==> flow/design.v <==
`timescale 1ns / 1ps
module AES_Composite_enc(Kin, Din, Dout, Krdy, Drdy, Kvld, Dvld, EN, BSY, CLK, RSTn, cc_out);  
   input  [127:0] Kin;   
   input [127:0]  Din;   
   output [127:0] Dout;  
   input          Krdy;  
   input          Drdy;  
   output         Kvld;  
   output         Dvld;  
   input          EN;    
   output         BSY;   
   input          CLK;   
   input          RSTn;  
   reg [127:0]    dat,key, rkey;
   reg [15:0]      dat0,dat1,dat2,dat3,dat4,dat5,dat6,dat7;   
   wire [127:0]   dat_next,rkey_next;
   wire [15:0] dat_next0;
   reg [79:0]      rnd;  
   reg [7:0]      rcon; 
   reg            sel;   
   reg            Dvld, Kvld, BSY;
   wire           rst;
	reg [79:0]      store;
   reg            m;
   reg [1:0]      n;
   reg [2:0]      k;
   reg [3:0]      l;
   reg [3:0] d;
   reg [7:0] i;  
   (* keep = "true" *) (* s = "true" *) output reg [31:0] cc_out;
   reg [31:0] R;
   wire [31:0] r;
   wire [31:0] b;
	reg [3:0] j;
	reg on;
assign rst = ~RSTn;
aes_core dut1(sel,i,dat,dat0,dat1,dat2,dat3,dat4,dat5,dat6,rkey_next,dat_next,dat_next0); 
KeyExpantion keyexpantion (.kin(rkey), .kout(rkey_next), .rcon(rcon));
always @(posedge CLK or posedge rst) begin
      if (rst)     Dvld <= 0;
      else if (EN) Dvld <= sel;
   end
   always @(posedge CLK or posedge rst) begin
      if (rst) Kvld <= 0;
      else if (EN) Kvld <= Krdy;
   end
   always @(posedge CLK or posedge rst) begin
      if (rst) BSY <= 0;
      else if (EN) BSY <= Drdy || (rnd[79:1] | sel);
   end  
 always@(posedge CLK or posedge rst)
 begin
  if(rst) i<=8'd0; 
  else if (EN) begin
       if(i[7])         i<=8'd1;
       else if(Drdy)    i<=8'd1;
       else if(~rnd[0]) i<={i[6:0],i[7]};
 end
 end
 always @(posedge CLK or posedge rst) begin
      if (rst)     sel <= 0;
      else if (EN) sel <= rnd[79];
   end
 always @(posedge CLK or posedge rst) begin
      if (rst)
      begin
              dat <= 128'h0;
              dat7<=16'h0;
      end
      else if (EN) begin
         if (Drdy)   
         begin             
         dat <= Din ^ Kin;
         end
         else if ((i[7]) && (~rnd[0]|sel)) 
            begin
            dat <= dat_next;   
            dat7<=dat_next0;   
            end
      end
   end
 always @(posedge CLK or posedge rst) begin
      if (rst)                 dat0 <= 16'h0;
      else if (EN) begin
          if ((i[0]) && (~rnd[0]|sel))  dat0 <= dat_next0;   
      end
   end
 always @(posedge CLK or posedge rst) begin
      if (rst)                 dat1 <= 16'h0;
      else if (EN) begin
          if ((i[1]) && (~rnd[0]|sel))  dat1 <= dat_next0; 
      end
   end
 always @(posedge CLK or posedge rst) begin
      if (rst)                 dat2 <= 16'h0;
      else if (EN) begin
          if ((i[2]) && (~rnd[0]|sel))  dat2 <= dat_next0; 
      end
   end
  always @(posedge CLK or posedge rst) begin
      if (rst)                 dat3 <= 16'h0;
      else if (EN) begin
          if ((i[3]) && (~rnd[0]|sel))  dat3<= dat_next0; 
      end
   end
always @(posedge CLK or posedge rst) begin
      if (rst)                 dat4 <= 16'h0;
      else if (EN) begin
          if ((i[4]) && (~rnd[0]|sel))  dat4<= dat_next0; 
      end
   end
always @(posedge CLK or posedge rst) begin
      if (rst)                 dat5 <= 16'h0;
      else if (EN) begin
          if ((i[5]) && (~rnd[0]|sel))  dat5<= dat_next0; 
      end
   end
always @(posedge CLK or posedge rst) begin
      if (rst)                 dat6 <= 16'h0;
      else if (EN) begin
          if ((i[6]) && (~rnd[0]|sel))  dat6<= dat_next0; 
      end
   end
 assign Dout = dat; 
 always @(posedge CLK or posedge rst) begin
      if (rst)     key <= 128'h0;
      else if (EN)
        if (Krdy)  key <= Kin;
   end
   always @(posedge CLK or posedge rst) begin
      if (rst)         rkey <= 128'h0;
      else if (EN) begin
         if (Krdy)        rkey <= Kin;
         else if (rnd[0] && ~on) rkey <= key;
         else if (i[7] && (~rnd[0]|sel)) rkey <= rkey_next;
      end
   end 
 always @(posedge CLK or posedge rst) begin
     if (rst)          rcon <= 8'h01;
     else if (EN) begin
        if (Drdy)    rcon <= 8'h01;
        else if ((i[7])&& ~rnd[0]) rcon <= xtime(rcon);
     end
   end
   function [7:0] xtime;
      input [7:0] x;
      xtime = (x[7]==1'b0)? {x[6:0],1'b0} : {x[6:0],1'b0} ^ 8'h1B;
   endfunction
	always @(posedge CLK or posedge rst) begin
      if (rst)                 m <= 1'b0;
		else if (m!=1'b0)           m <= 1'b0;
      else if (EN && (~store[0]) && (rnd[8] | rnd[72]) && d[0])   m <= 1'b1;
      else m <= 1'b0;
   end
   always @(posedge CLK or posedge rst) begin
      if (rst)                 n <= 2'b00;
		else if (n!=2'd0)           n <= {1'b0,n[1]};
      else if (EN && (~store[0]) && (rnd[8] | rnd[72]) && d[1])   n <= 2'b10;
		else n <= 2'd0;
   end
   always @(posedge CLK or posedge rst) begin
      if (rst)                 k <= 3'b000;
		else if (k!=3'd0)           k <= {1'b0,k[2:1]};    
      else if (EN && (~store[0]) && (rnd[8] | rnd[72]) && d[2])   k <= 3'b100;
		else k <= 3'd0;
   end
   always @(posedge CLK or posedge rst) begin
      if (rst)                 l <= 4'b0000;
		else if (l!=4'd0)           l <= {1'b0,l[3:1]};
      else if (EN && (~store[0]) && (rnd[8] | rnd[72]) && d[2])   l <= 4'b1000;
		else l <= 4'd0;
   end
	always @ (posedge CLK or posedge rst) begin
	   if (rst) on <= 1'b0;
		else if (rnd[8] | rnd[72] && ~store[0]) on <= 1'b1;
		else if ((!m) && (!n) && (!k) && (!l)) on <= 1'b0;
	end
	wire h = (on && (!m) && (!n) && (!k) && (!l));
	always @(posedge CLK or posedge rst) begin
      if (rst)    begin    rnd <= 80'd1;  store <= 80'd1; end
      else if (EN) begin
         if (Drdy)  begin       rnd <= {rnd[78:0], rnd[79]};  store <= 80'd0; end
         else if ((rnd[8] | rnd[72] && ~store[0]) || h)  begin 
                 if(store==80'd0) begin store <= {rnd[78:0], rnd[79]}; rnd <= 80'd1;  end
                 else if ((!m) && (!n) && (!k) && (!l)) begin rnd <= store; store <= 80'd0; end    
         end
			else if(~rnd[0])  rnd <= {rnd[78:0],rnd[79]};
      end
   end
   assign r = R;
   assign b = cc_out;
   always @ (posedge CLK or posedge rst) begin
   if (rst) R <= 32'hffffffff;
	else R <= cc_out;
   end
    always @ (posedge CLK or posedge rst) begin
      if (rst) j <= 4'd0;
		else if (sel) j <= 4'd0;
      else if (i[7]) j <= j + 4'd1;
      else j <= j;
    end
	wire g = ((|rnd[8:0]) || (j == 4'd9)) && BSY;
	always @ (*) begin
     if (rst) cc_out <= R;
     else if (g) begin  
		 case (dat_next0[1:0]%4)
         2'd0: cc_out[31:0] <= (r[0]==0)?(r[31:0]>>1):(r[31:0]<<1)+r[31:0]+32'd1;
         2'd1: cc_out[31:0] <= (r[0]==0)?(r[31:0]>>1):(r[31:0]<<2)+32'd1;
         2'd2: cc_out[31:0] <= (r[0]==0)?(r[31:0]>>1):(r[31:0]<<2)+r[31:0]+32'd1;
         2'd3: cc_out[31:0] <= (r[0]==0)?(r[31:0]>>1):(r[31:0]<<2)+(r[31:0]<<1)+32'd1;
         default: cc_out <= R;
       endcase
     end
     else cc_out <= R;
    end
	 wire [1:0]  p;
    assign p=cc_out%4;
    always@(*) begin
     case(p)
     0: begin d=4'b0001; end
     1: begin d=4'b0010; end
     2: begin d=4'b0100; end
     3: begin d=4'b1000; end
     endcase
	 end
endmodule
module aes_core(sel,i,dat,din0,din1,din2,din3,din4,din5,din6,k,datout,dout);
input sel;
input [7:0]i;
input [15:0] din0,din1,din2,din3,din4,din5,din6;
output reg[15:0] dout;
input [127:0] dat,k;
output [127:0] datout;
reg [15:0] a;
wire [15:0]b;  
wire [127:0]data,data1,data2;
wire [127:0] rx;  
wire [127:0] rs;  
wire [31:0] mx0,mx1,mx2,mx3;  
wire [31:0] my0,my1,my2,my3;  
masoleh f(a,b);
always@(*)begin 
    case(i)
    8'd1: begin
        a<=dat[127:112];
        dout<=b;
    end
    8'd2: begin
        a<=dat[111:96];
        dout<=b;
    end
    8'd4: begin
        a<=dat[95:80];
        dout<=b;
    end
    8'd8: begin
        a<=dat[79:64];
        dout<=b;
    end
    8'd16: begin
        a<=dat[63:48];
        dout<=b;
    end
    8'd32: begin
        a<=dat[47:32];
        dout<=b;
    end
    8'd64: begin
        a<=dat[31:16];
        dout<=b;
    end
    8'd128: begin
        a<=dat[15:0];
        dout<=b;
    end
	 default: begin
	     a<=dat[15:0];
        dout<=b;
	 end
    endcase
end
row_shift f17(rx,rs);
MixColumns f18(mx0,my0);
MixColumns f19(mx1,my1);
MixColumns f20(mx2,my2);
MixColumns f21(mx3,my3);
 assign data={din0,din1,din2,din3,din4,din5,din6,b};
 assign rx=data;
 assign data1=rs;
 assign {mx0,mx1,mx2,mx3}=data1;
 assign data2={my0,my1,my2,my3};
 assign datout=(sel)?data1^k:data2^k;
endmodule
module MixColumns(x, y);
   input  [31:0]  x;
   output [31:0]  y;
   wire [7:0]    a0, a1, a2, a3;
   wire [7:0]    b0, b1, b2, b3;
   assign a0 = x[31:24];
   assign a1 = x[23:16];
   assign a2 = x[15: 8];
   assign a3 = x[ 7: 0];
   assign b0 = xtime(a0);
   assign b1 = xtime(a1);
   assign b2 = xtime(a2);
   assign b3 = xtime(a3);
   assign y[31:24] =    b0 ^ a1^b1 ^ a2    ^ a3;
   assign y[23:16] = a0        ^b1 ^ a2^b2 ^ a3;
   assign y[15: 8] = a0    ^ a1        ^b2 ^ a3^b3;
   assign y[ 7: 0] = a0^b0 ^ a1    ^ a2        ^b3;
   function [7:0] xtime;
      input [7:0] x;
      xtime = (x[7]==1'b0)? {x[6:0],1'b0} : {x[6:0],1'b0} ^ 8'h1B;
   endfunction
endmodule  
module KeyExpantion (kin, kout, rcon);
   input [127:0]  kin;
   output [127:0] kout;
   input [7:0] 	  rcon;
   wire [31:0]   ws,wr, w0, w1, w2, w3;
   wire [15:0] ws1,ws2;
   masoleh max1({kin[23:16],kin[15:8]},ws1);
   masoleh max2({kin[7:0],kin[31:24]},ws2);
   assign ws={ws1,ws2};
   assign wr = {(ws[31:24] ^ rcon), ws[23:0]};
   assign w0 = wr ^ kin[127:96];
   assign w1 = w0 ^ kin[95:64];
   assign w2 = w1 ^ kin[63:32];
   assign w3 = w2 ^ kin[31:0];
   assign kout = {w0, w1, w2, w3};
endmodule  
module masoleh(x,y);  
input [15:0] x;
output [15:0] y;
wire [7:0] byte_in1, byte_in2;
wire [7:0] byte_out1, byte_out2;
assign byte_in1 = x[15:8];
assign byte_in2 = x[7:0];
Newlight_sbox cm1(byte_in1, byte_out1);
Newlight_sbox cm2(byte_in2, byte_out2);
assign y = {byte_out1, byte_out2};
endmodule
module Newlight_sbox( input [7:0] g,
                      output [7:0] s
    );
wire y1,y2,y3,y4,y5,y6,y7,y8,y9,y10,y11,y12,y13,y14,y15,y16,y17,y18;
wire l1,l2,l3,l4;
wire x1,x2,x3,x4;
wire r1,r2,r3,r4,r5,r6,r7,r8,r9,r10,r11,r12;
In_tf m1 (.g(g),.a0(y1),.a1(y2),.a2(y3),.a3(y4),.b0(y5),.b1(y6),.b2(y7),.b3(y8),
          .a01(y9),.a02(y10),.a13(y11),.a23(y12),.ap(y13),.b01(y14),.b02(y15),.b13(y16),.b23(y17),.bp(y18)   );
expo_comp m2 (.a0(y1) ,.a1(y2),.a2(y3),.a3(y4),.b0(y5),.b1(y6),.b2(y7),.b3(y8),
           .a01(y9),.a02(y10),.a13(y11),.a23(y12),.ap(y13),.b01(y14),.b02(y15),.b13(y16),.b23(y17),.bp(y18),.d0(l1),.d1(l2),.d2(l3),.d3(l4));
Inv_4 m3 (   .d0(l1),.d1(l2),.d2(l3),.d3(l4),.e0(x1),.e1(x2),.e2(x3),.e3(x4)  );
mul_out m4 ( .e0(x1),.e1(x2),.e2(x3),.e3(x4),.a0(y1),.a1(y2),.a2(y3),.a3(y4),.b0(y5),.b1(y6),.b2(y7),.b3(y8),
             .a01(y9),.a02(y10),.a13(y11),.a23(y12),.ap(y13),.b01(y14),.b02(y15),.b13(y16),.b23(y17),.bp(y18),
             .w0(r1),.w1(r2),.w2(r3),.w3(r4),.w4(r5),.w5(r6),.z0(r7),.z1(r8),.z2(r9),.z3(r10),.z4(r11),.z5(r12) );
out_tf m5 (  .w0(r1),.w1(r2),.w2(r3),.w3(r4),.w4(r5),.w5(r6),.z0(r7),.z1(r8),.z2(r9),.z3(r10),.z4(r11),.z5(r12),.s(s));            
endmodule
module In_tf(input [7:0] g,
             output a0,a1,a2,a3,b0,b1,b2,b3,
             output a01,a02,a13,a23,ap,b01,b02,b13,b23,bp
             );
             wire t0,t1;
assign a0 = b3^g[4];
assign a1 = a13^a3;
assign a2 = b3^g[7];
assign a3 = b3^g[1];
assign b0 = g[0];
assign b1 = b01^g[0];
assign b2 = b0^b02;
assign b3 = b23^b2;
assign a01 = a23^ap;
assign a02 = g[7]^g[4];
assign a13 = g[7]^g[2];
assign a23 = g[7]^g[1];
assign ap = g[4]^g[2];
assign b01 = t0^a01;
assign b02 = t1^g[6];
assign b13 = b02^bp;
assign b23 = t1^g[5];
assign bp = b23^b01;
assign t0 = g[3]^g[2];
assign t1 = t0^g[1]; 
endmodule
module expo_comp( input a0,a1,a2,a3,b0,b1,b2,b3,a01,a02,a13,a23,ap,b01,b02,b13,b23,bp,
                  output d0,d1,d2,d3  );
assign d0 = ~(a01&b01)^(~(a02&b02))^(~(a0&b0))^(~(a13|b13));
assign d1 = ~(a01&b01)^(~(a02|b02))^(~(a1&b1))^(~(ap&bp));
assign d2 = ~(a2|b2)^(~(a13&b13))^(~(a23&b23))^(~(a02&b02));
assign d3 = ~(a3&b3)^(~(ap&bp))^(~(a23|b23))^(~(a02&b02));                 
endmodule
module Inv_4( input d0,d1,d2,d3,
              output e0,e1,e2,e3 );
   assign e0 = d3&(d0^d1) | d2&((~d0)|d3);
   assign e1 = (~d2)&d3&(d0^~d1) | d2&(d1|(~d3));           
   assign e2 = d1&(d2^d3) | d0&((~d2)|d1);   
   assign e3 = (~d0)&d1&(d2^~d3) | d0&(d3 | (~d1));       
endmodule
module mul_out( input a0,a1,a2,a3,b0,b1,b2,b3,a01,a02,a13,a23,ap,b01,b02,b13,b23,bp,
                      e0,e1,e2,e3,
                output w0,w1,w2,w3,w4,w5,
                output z0,z1,z2,z3,z4,z5      
    );
  wire e02,e13;
assign  e02 = e0^e2;
assign  e13 = e1^e3;
assign w0 = ~(b1&e0)^(~(b01&e1)); 
assign w1 = ~(b0&e1)^(~(b01&e0));
assign w2 = ~(b3&e2)^(~(b23&e3));
assign w3 = ~(b2&e3)^(~(b23&e2));
assign w4 = ~(b13&e13)^(~(b02&e02));
assign w5 = ~(bp&e13)^(~(b13&e02));
assign z0 = ~(a1&e0)^(~(a01&e1));
assign z1 = ~(a0&e1)^(~(a01&e0));
assign z2 = ~(a3&e2)^(~(a23&e3));
assign z3 = ~(a2&e3)^(~(a23&e2));
assign z4 = ~(a13&e13)^(~(a02&e02));
assign z5 = ~(ap&e13)^(~(a13&e02));   
endmodule
module out_tf( input w0,w1,w2,w3,w4,w5,
               input z0,z1,z2,z3,z4,z5,
               output [7:0] s
                                         );
 wire t2,t3,t4,t5,t6;                                        
 assign t2 = w3^z1^z5;                                        
 assign t3 = w0^w2;
 assign t4 = w3^w5;
 assign t5 = w0^w4;  
 assign t6 = t5^z2;
 assign s[7] = t2^w5;
 assign s[6] = t4^~s[4];
 assign s[5] = t6^~z4;
 assign s[4] = t2^w1;
 assign s[3] = t3^s[4];
 assign s[2] = t6^z0^s[7];
 assign s[1] = t5^t4^s[0];
 assign s[0] = ~(t3^z3^z5);
endmodule
module row_shift(sb,rs);
input [127:0] sb;
output reg [127:0] rs;
always@(sb)
begin
       rs[127:120] = sb[127:120];  
       rs[119:112] = sb[87:80];  
       rs[111:104] = sb[47:40];  
       rs[103:96]  = sb[7:0];    
       rs[95:88]   = sb[95:88];  
       rs[87:80]   = sb[55:48];  
       rs[79:72]   = sb[15:8];   
       rs[71:64]   = sb[103:96]; 
       rs[63:56]   = sb[63:56];  
       rs[55:48]   = sb[23:16];  
       rs[47:40]   = sb[111:104]; 
       rs[39:32]   = sb[71:64];  
       rs[31:24]   = sb[31:24];  
       rs[23:16]   = sb[119:112];  
       rs[15:8]    = sb[79:72];  
       rs[7:0]     = sb[39:32];  
end                 
endmodule
* Reports on AES_Composite_enc
What the tools print for AES_Composite_enc, step after step.
Lines are those of the file above, counted from 1.
Operators carry their Yosys type and port widths (W data, S select, Z words).
Cell names lack the library's common part.
Not given: n/a
- Top :: AES_Composite_enc
- Clock input :: CLK
- Cell library :: sky130hd
- Corner :: tt_025C_1v80

* Elaborated design
Source: Yosys, flattened and elaborated, memories not mapped. Widths are those after wreduce. Registers that Yosys merges into a memory's read port (data or address) are not register bits. Print and check cells do not count. Equal cells are merged and count once.
- Register bits after elaboration :: 723
- Reductions and logical operators :: 60
- Bitwise gates (word level) :: 1061
- Equal/unequal tests :: 17
- Add/sub/neg operators :: 8
- Multiplexer cells :: 58
** Operators by type and width (count)
- $mux W128 :: 6
- $mux W80 :: 9
- $xor A8 B8 Y8 :: 65
- $xor A128 B128 Y128 :: 3
- $xor A1 B1 Y1 :: 372
- $and A1 B1 Y1 :: 252
- $not A1 Y1 :: 249
- $mux W32 :: 6
- $add A32 B1 Y32 const B :: 4
- $xor A32 B32 Y32 :: 4
- $pmux W32 S4 :: 1
- $pmux W16 S7 :: 1
- $add A32 B32 Y32 :: 3
- $mux W5 :: 17
- $logic_not A80 Y1 :: 1
- $logic_or A1 B79 Y1 :: 1
- $or A79 B1 Y79 :: 1
- $or A1 B1 Y1 :: 74
- $not A4 Y4 :: 17
- $mux W8 :: 5
- $logic_not A32 Y1 :: 1
- $reduce_and A2 Y1 :: 13
- $xnor A1 B1 Y1 :: 24
- $logic_and A1 B1 Y1 :: 24
- $mux W4 :: 4
- $reduce_bool A2 Y1 :: 6
- $pmux W3 S4 :: 1
- $reduce_bool A3 Y1 :: 3
Not listed: further kinds 25, cells in them 37.

* Depth
Yosys ltp: most cells in a row. Word level: on the elaborated netlist, between registers, memories and ports. Mapped: between sequential cells and ports; inverters and the memories' decode and read muxes count.
- Depth after elaboration :: 34
- ABC_AREA :: 0
- Mapped depth :: 45
- Depth with buffers taken out :: 37

* Netlist
Source: synth_stat.txt of the flow (Yosys; design flattened, memories mapped). It holds for the ABC_AREA given above (unset counts as 0); a run with the other value may have another netlist.
The area totals of this step are shown rounded.
- Flip-flops :: 723
- Cell area after synthesis :: 54000 um2
- Mapped cells :: 6466
- Area of sequential cells :: 18000 um2
** Cell types
- dfrtp_1 :: count 688, total area 1.72E+04 um2
- xnor2_1 :: count 860, total area 7.53E+03 um2
- o21ai_0 :: count 708, total area 3.54E+03 um2
- nand2_1 :: count 932, total area 3.5E+03 um2
- xor2_1 :: count 328, total area 2.87E+03 um2
- a21oi_1 :: count 503, total area 2.52E+03 um2
- nor2_1 :: count 449, total area 1.69E+03 um2
- clkbuf_1 :: count 443, total area 1.66E+03 um2
- mux2_2 :: count 145, total area 1.63E+03 um2
- ha_1 :: count 93, total area 1.16E+03 um2
- dfstp_2 :: count 35, total area 919.632 um2
- a22oi_1 :: count 105, total area 788.256 um2
- a211oi_1 :: count 102, total area 765.734 um2
- xnor3_1 :: count 32, total area 720.691 um2
- mux2i_1 :: count 53, total area 530.509 um2
- nor4_1 :: count 54, total area 337.824 um2
- nand3b_1 :: count 43, total area 322.81 um2
- nor3_1 :: count 61, total area 305.293 um2
Other cell types: 94; their cells: 832.
The figures by module come from a second, unflattened synthesis with its own total; it is not the netlist above.
- Cells (unflattened synthesis) :: 5638
- Area total of the unflattened synthesis :: 54000 um2
Each row is one instance without its submodules.
** Modules
- AES_Composite_enc :: cells 3881, area 37000 um2, instances 1
- MixColumns :: cells 82, area 1300 um2, instances 4
- aes_core :: cells 394, area 3400 um2, instances 1
- In_tf :: cells 29, area 330 um2, instances 6
- KeyExpantion :: cells 175, area 1600 um2, instances 1
- mul_out :: cells 38, area 210 um2, instances 6
- out_tf :: cells 16, area 170 um2, instances 6
- row_shift :: cells 128, area 960 um2, instances 1
- expo_comp :: cells 24, area 150 um2, instances 6
- Inv_4 :: cells 15, area 94 um2, instances 6
- Newlight_sbox :: cells 0, area 0.0 um2, instances 6
- masoleh :: cells 0, area 0.0 um2, instances 3

* Worst setup path after synthesis
OpenSTA on the mapped netlist: ideal clock, no wires. The path of least setup slack (recovery checks aside). Input and output delay are each 20% of the period. Register names are those of the netlist, which keeps one name where synthesis merged equal registers.
- Path kind :: reg2out
- Start :: register i[1]
- End :: output cc_out[16]
- Period :: 14000 ps
- Path buffers :: 5
- Required time :: 11200 ps
- Path delay :: 8818 ps
- Path slack :: 2382 ps
- Stages :: 40
- Arrival :: 8818 ps
- Launch time at the first pin :: 0 ps
- Period reached after synthesis :: 11618 ps
"path delay" is the arrival time less input delay plus setup time.
A path that ends at an output port has no setup time.
"stages" counts driving pins, that of a launching flip-flop among them; a cell with two outputs on the path counts twice.
"period reached after synthesis" = period - worst setup slack (recovery checks aside). The figure is calculated, with input and output delays left at 20% of the set period.
The rows between start and end are the longest chain of elaborated cells between them; the timing report does not say that the signal goes this way. Where chains are equally long, one stands for them.
A line is the first line of the expression or statement that the cell stems from. Yosys adds cells for indexed reads and writes and turns some case tables into memories.
At most two assigning lines are given for a register; there are more.
- Cell sequence :: dfrtp_1 buf_6 or4_4 or3_4 and4_1 buf_2 nor4_4 nor2_2 xnor2_1 xnor2_1 ha_1 or4_1 a22oi_1 xnor2_1 xnor2_1 xnor2_1 inv_1 ha_1 (+4 left out) xor2_2 xnor3_1 clkbuf_1 inv_1 ha_1 clkbuf_1 clkinv_1 a21oi_1 or2_2 clkbuf_1 nor2_1 nor2_1 a21oi_1 o21ai_0 a21oi_1 o21ai_0 o21ai_0 o21ai_0
- Length of the longest elaborated chain :: 29
- Elaborated cells between the ends (all ways) :: 141
** Ends and longest elaborated chain, post-synthesis
- start, declared :: RTL line 29 : reg [7:0] i;
- start, assigned :: RTL line 53 : if(rst) i<=8'd0;
- start, assigned :: RTL line 57 : else if(~rnd[0]) i<={i[6:0],i[7]};
- $eq A8 B7 Y1 :: RTL line 243 : case(i)
- $pmux W16 S7 :: RTL line 243
- $xor A1 B1 Y1 :: RTL line 383 : assign t0 = g[3]^g[2];
- $xor A1 B1 Y1 :: RTL line 384 : assign t1 = t0^g[1];
- $xor A1 B1 Y1 :: RTL line 379 : assign b02 = t1^g[6];
- $xor A1 B1 Y1 :: RTL line 371 : assign b2 = b0^b02;
- $xor A1 B1 Y1 :: RTL line 372 : assign b3 = b23^b2;
- (+14 left out)
- $xor A1 B1 Y1 x2 :: RTL line 438 : assign s[0] = ~(t3^z3^z5);
- $not A1 Y1 :: RTL line 438
- $xor A1 B1 Y1 :: RTL line 437 : assign s[1] = t5^t4^s[0];
- $eq A2 B2 Y1 :: RTL line 206 : case (dat_next0[1:0]%4)
- $pmux W32 S4 :: RTL line 206
- $mux W32 :: RTL line 205 : else if (g) begin
- $mux W32 :: RTL line 204 : if (rst) cc_out <= R;
- end, declared :: RTL line 30 : (* keep = "true" *) (* s = "true" *) output reg [31:0] cc_out;
Some nets on the timed path still bear RTL names; the line given drives or declares the net.
** Nets with RTL names, path post-synthesis (RTL line)
- dat_next0[0] :: 438

* Path in the finished layout
Path of least setup slack in the final report of record 1 (OpenROAD, finished layout, wires in). Where an end is a register, its clock arrival counts in the times.
The report prints the path's times to 10 ps; the period is as set.
- Path kind :: reg2out
- Start :: register i[6]
- End :: output cc_out[8]
- Path slack :: 1690 ps
- Arrival :: 9510 ps
- Required time :: 11200 ps
- Path buffers :: 4
- Period :: 14000 ps
- Stages :: 37
- Launch time at the first pin :: 710 ps
The rows between start and end are the longest chain of elaborated cells between them; the timing report does not say that the signal goes this way. Where chains are equally long, one stands for them.
At most two assigning lines are given for a register; there are more.
- Cell sequence :: dfrtp_2 or4_4 or3_4 and4_1 nor4_4 buf_4 nor2_4 xnor2_4 xnor2_1 ha_1 or4_1 a22oi_2 xnor2_1 xnor2_1 xnor2_2 inv_2 ha_1 or2_2 mux2i_1 a211oi_2 buf_4 mux4_2 a21o_4 xnor2_2 xor2_2 buf_4 ha_1 clkinv_1 a21oi_2 or2_2 nor2_4 nor2_4 a221oi_1 o221ai_1 o21ai_0 o21ai_0 clkdlybuf4s50_1
- Length of the longest elaborated chain :: 29
- Elaborated cells between the ends (all ways) :: 141
** Ends and longest elaborated chain, after layout
- start, declared :: RTL line 29 : reg [7:0] i;
- start, assigned :: RTL line 53 : if(rst) i<=8'd0;
- start, assigned :: RTL line 57 : else if(~rnd[0]) i<={i[6:0],i[7]};
- $eq A8 B7 Y1 :: RTL line 243 : case(i)
- $pmux W16 S7 :: RTL line 243
- $xor A1 B1 Y1 :: RTL line 383 : assign t0 = g[3]^g[2];
- $xor A1 B1 Y1 :: RTL line 384 : assign t1 = t0^g[1];
- $xor A1 B1 Y1 :: RTL line 379 : assign b02 = t1^g[6];
- $xor A1 B1 Y1 :: RTL line 371 : assign b2 = b0^b02;
- $xor A1 B1 Y1 :: RTL line 372 : assign b3 = b23^b2;
- (+14 left out)
- $xor A1 B1 Y1 x2 :: RTL line 438 : assign s[0] = ~(t3^z3^z5);
- $not A1 Y1 :: RTL line 438
- $xor A1 B1 Y1 :: RTL line 437 : assign s[1] = t5^t4^s[0];
- $eq A2 B2 Y1 :: RTL line 206 : case (dat_next0[1:0]%4)
- $pmux W32 S4 :: RTL line 206
- $mux W32 :: RTL line 205 : else if (g) begin
- $mux W32 :: RTL line 204 : if (rst) cc_out <= R;
- end, declared :: RTL line 30 : (* keep = "true" *) (* s = "true" *) output reg [31:0] cc_out;

Subject: AES_Composite_enc on sky130hd, stored results

Hello all,

Measured data: module AES_Composite_enc, platform sky130hd, 4 stored runs of the flow under differing settings, order arbitrary. Input and output delays are each 20% of the period that was set; the output load is 0.01 pF.
By "period achieved" is meant the clock period of the run minus its worst setup slack. This is arithmetic on one report: input and output delays are still those of the set period (20% each).
"allowed time less slack (worst setup path)": the worst setup path's part of the clock period (all of it between registers, 20% less for each end at a port) less its slack. A launch clock that arrives late makes it longer, a capture clock that arrives late makes it shorter.
"allowed time less slack (worst setup path)" is known to 10 ps.
The measured numbers are rounded.

* Record 1
** Files
==> flow/run.sh <==
#!/bin/bash
# the make line also repeats the synthesis and layout settings of config.mk as NAME=value (left out here)
make -C /OpenROAD-flow-scripts/flow DESIGN_CONFIG=/design/flow/config.mk WORK_HOME=/design/flow/orfs CLKGATE_MAP_FILE= finish
==> flow/config.mk <==
export PLATFORM = sky130hd
export DESIGN_NAME = AES_Composite_enc
export DESIGN_NICKNAME = AES_Composite_enc
export VERILOG_FILES = /design/flow/design.v
export SDC_FILE = /design/flow/constraint.sdc
export NUM_CORES = 4
export LEC_CHECK = 0
export CAP_MARGIN = 20
export CORE_ASPECT_RATIO = 1.6
export CORE_MARGIN = 2
export CORE_UTILIZATION = 40
export CTS_CLUSTER_SIZE = 14
export SETUP_SLACK_MARGIN = 1.51
export SLEW_MARGIN = 10
==> flow/constraint.sdc <==
create_clock -name core_clock -period 14.0 [get_ports {CLK}]
set_input_delay 2.8000 -clock core_clock [delete_from_list [all_inputs] [get_ports {CLK}]]
set_output_delay 2.8000 -clock core_clock [all_outputs]
set_load 0.01 [all_outputs]
** Results
- Area inside the die boundary :: 140,000 um2
- Worst slack on setup checks :: 1,700 ps
- Utilization after layout :: 0.47
- Period achieved :: 12,311 ps
- Lowest hold slack :: 380 ps
- Final setup TNS :: 0 ps
- Std-cell area (final layout) :: 63,000 um2
- Cell area after synthesis :: 54,000 um2
- Allowed time less slack (worst setup path) :: 9,510 ps
- Worst path kind :: reg2out

* Record 2
** Files
==> flow/run.sh <==
#!/bin/bash
# the make line also repeats the synthesis and layout settings of config.mk as NAME=value (left out here)
make -C /OpenROAD-flow-scripts/flow DESIGN_CONFIG=/design/flow/config.mk WORK_HOME=/design/flow/orfs CLKGATE_MAP_FILE= finish
==> flow/config.mk <==
export PLATFORM = sky130hd
export DESIGN_NAME = AES_Composite_enc
export DESIGN_NICKNAME = AES_Composite_enc
export VERILOG_FILES = /design/flow/design.v
export SDC_FILE = /design/flow/constraint.sdc
export NUM_CORES = 4
export LEC_CHECK = 0
export CAP_MARGIN = 20
export CELL_PAD_IN_SITES_DETAIL_PLACEMENT = 2
export CORE_MARGIN = 2
export CORE_UTILIZATION = 45
export CTS_CLUSTER_SIZE = 32
export MIN_ROUTING_LAYER = met2
export SETUP_SLACK_MARGIN = 4.12
export SLEW_MARGIN = 20
export TNS_END_PERCENT = 70
==> flow/constraint.sdc <==
create_clock -name core_clock -period 16.5 [get_ports {CLK}]
set_input_delay 3.3000 -clock core_clock [delete_from_list [all_inputs] [get_ports {CLK}]]
set_output_delay 3.3000 -clock core_clock [all_outputs]
set_load 0.01 [all_outputs]
** Results
No results, routing failed with GRT-0116.

* Record 3
** Files
==> flow/run.sh <==
#!/bin/bash
# the make line also repeats the synthesis and layout settings of config.mk as NAME=value (left out here)
make -C /OpenROAD-flow-scripts/flow DESIGN_CONFIG=/design/flow/config.mk WORK_HOME=/design/flow/orfs CLKGATE_MAP_FILE= finish
==> flow/config.mk <==
export PLATFORM = sky130hd
export DESIGN_NAME = AES_Composite_enc
export DESIGN_NICKNAME = AES_Composite_enc
export VERILOG_FILES = /design/flow/design.v
export SDC_FILE = /design/flow/constraint.sdc
export NUM_CORES = 4
export LEC_CHECK = 0
export CAP_MARGIN = 20
export CORE_MARGIN = 2
export CORE_UTILIZATION = 40
export SLEW_MARGIN = 20
==> flow/constraint.sdc <==
create_clock -name core_clock -period 10.6 [get_ports {CLK}]
set_input_delay 2.1200 -clock core_clock [delete_from_list [all_inputs] [get_ports {CLK}]]
set_output_delay 2.1200 -clock core_clock [all_outputs]
set_load 0.01 [all_outputs]
** Results
- Allowed time less slack (worst setup path) :: 8,320 ps
- Worst path kind :: reg2out
- Cell area after synthesis :: 54,000 um2
- Worst slack on setup checks :: 160 ps
- Final setup TNS :: 0 ps
- Lowest hold slack :: 380 ps
- Period achieved :: 10,442 ps
- Utilization after layout :: 0.49
- Area inside the die boundary :: 140,000 um2
- Std-cell area (final layout) :: 65,000 um2

* Record 4
** Files
==> flow/run.sh <==
#!/bin/bash
# the make line also repeats the synthesis and layout settings of config.mk as NAME=value (left out here)
make -C /OpenROAD-flow-scripts/flow DESIGN_CONFIG=/design/flow/config.mk WORK_HOME=/design/flow/orfs CLKGATE_MAP_FILE= finish
==> flow/config.mk <==
export PLATFORM = sky130hd
export DESIGN_NAME = AES_Composite_enc
export DESIGN_NICKNAME = AES_Composite_enc
export VERILOG_FILES = /design/flow/design.v
export SDC_FILE = /design/flow/constraint.sdc
export NUM_CORES = 4
export LEC_CHECK = 0
export CAP_MARGIN = 20
export CORE_ASPECT_RATIO = 1.6
export CORE_MARGIN = 2
export CORE_UTILIZATION = 40
export CTS_CLUSTER_SIZE = 100
export SLEW_MARGIN = 20
==> flow/constraint.sdc <==
create_clock -name core_clock -period 14.0 [get_ports {CLK}]
set_input_delay 2.8000 -clock core_clock [delete_from_list [all_inputs] [get_ports {CLK}]]
set_output_delay 2.8000 -clock core_clock [all_outputs]
set_load 0.01 [all_outputs]
** Results
- Worst slack on setup checks :: 580 ps
- Allowed time less slack (worst setup path) :: 10,620 ps
- Worst path kind :: reg2out
- Final setup TNS :: 0 ps
- Period achieved :: 13,417 ps
- Std-cell area (final layout) :: 62,000 um2
- Lowest hold slack :: 380 ps
- Utilization after layout :: 0.47
- Cell area after synthesis :: 54,000 um2
- Area inside the die boundary :: 140,000 um2

Thanks
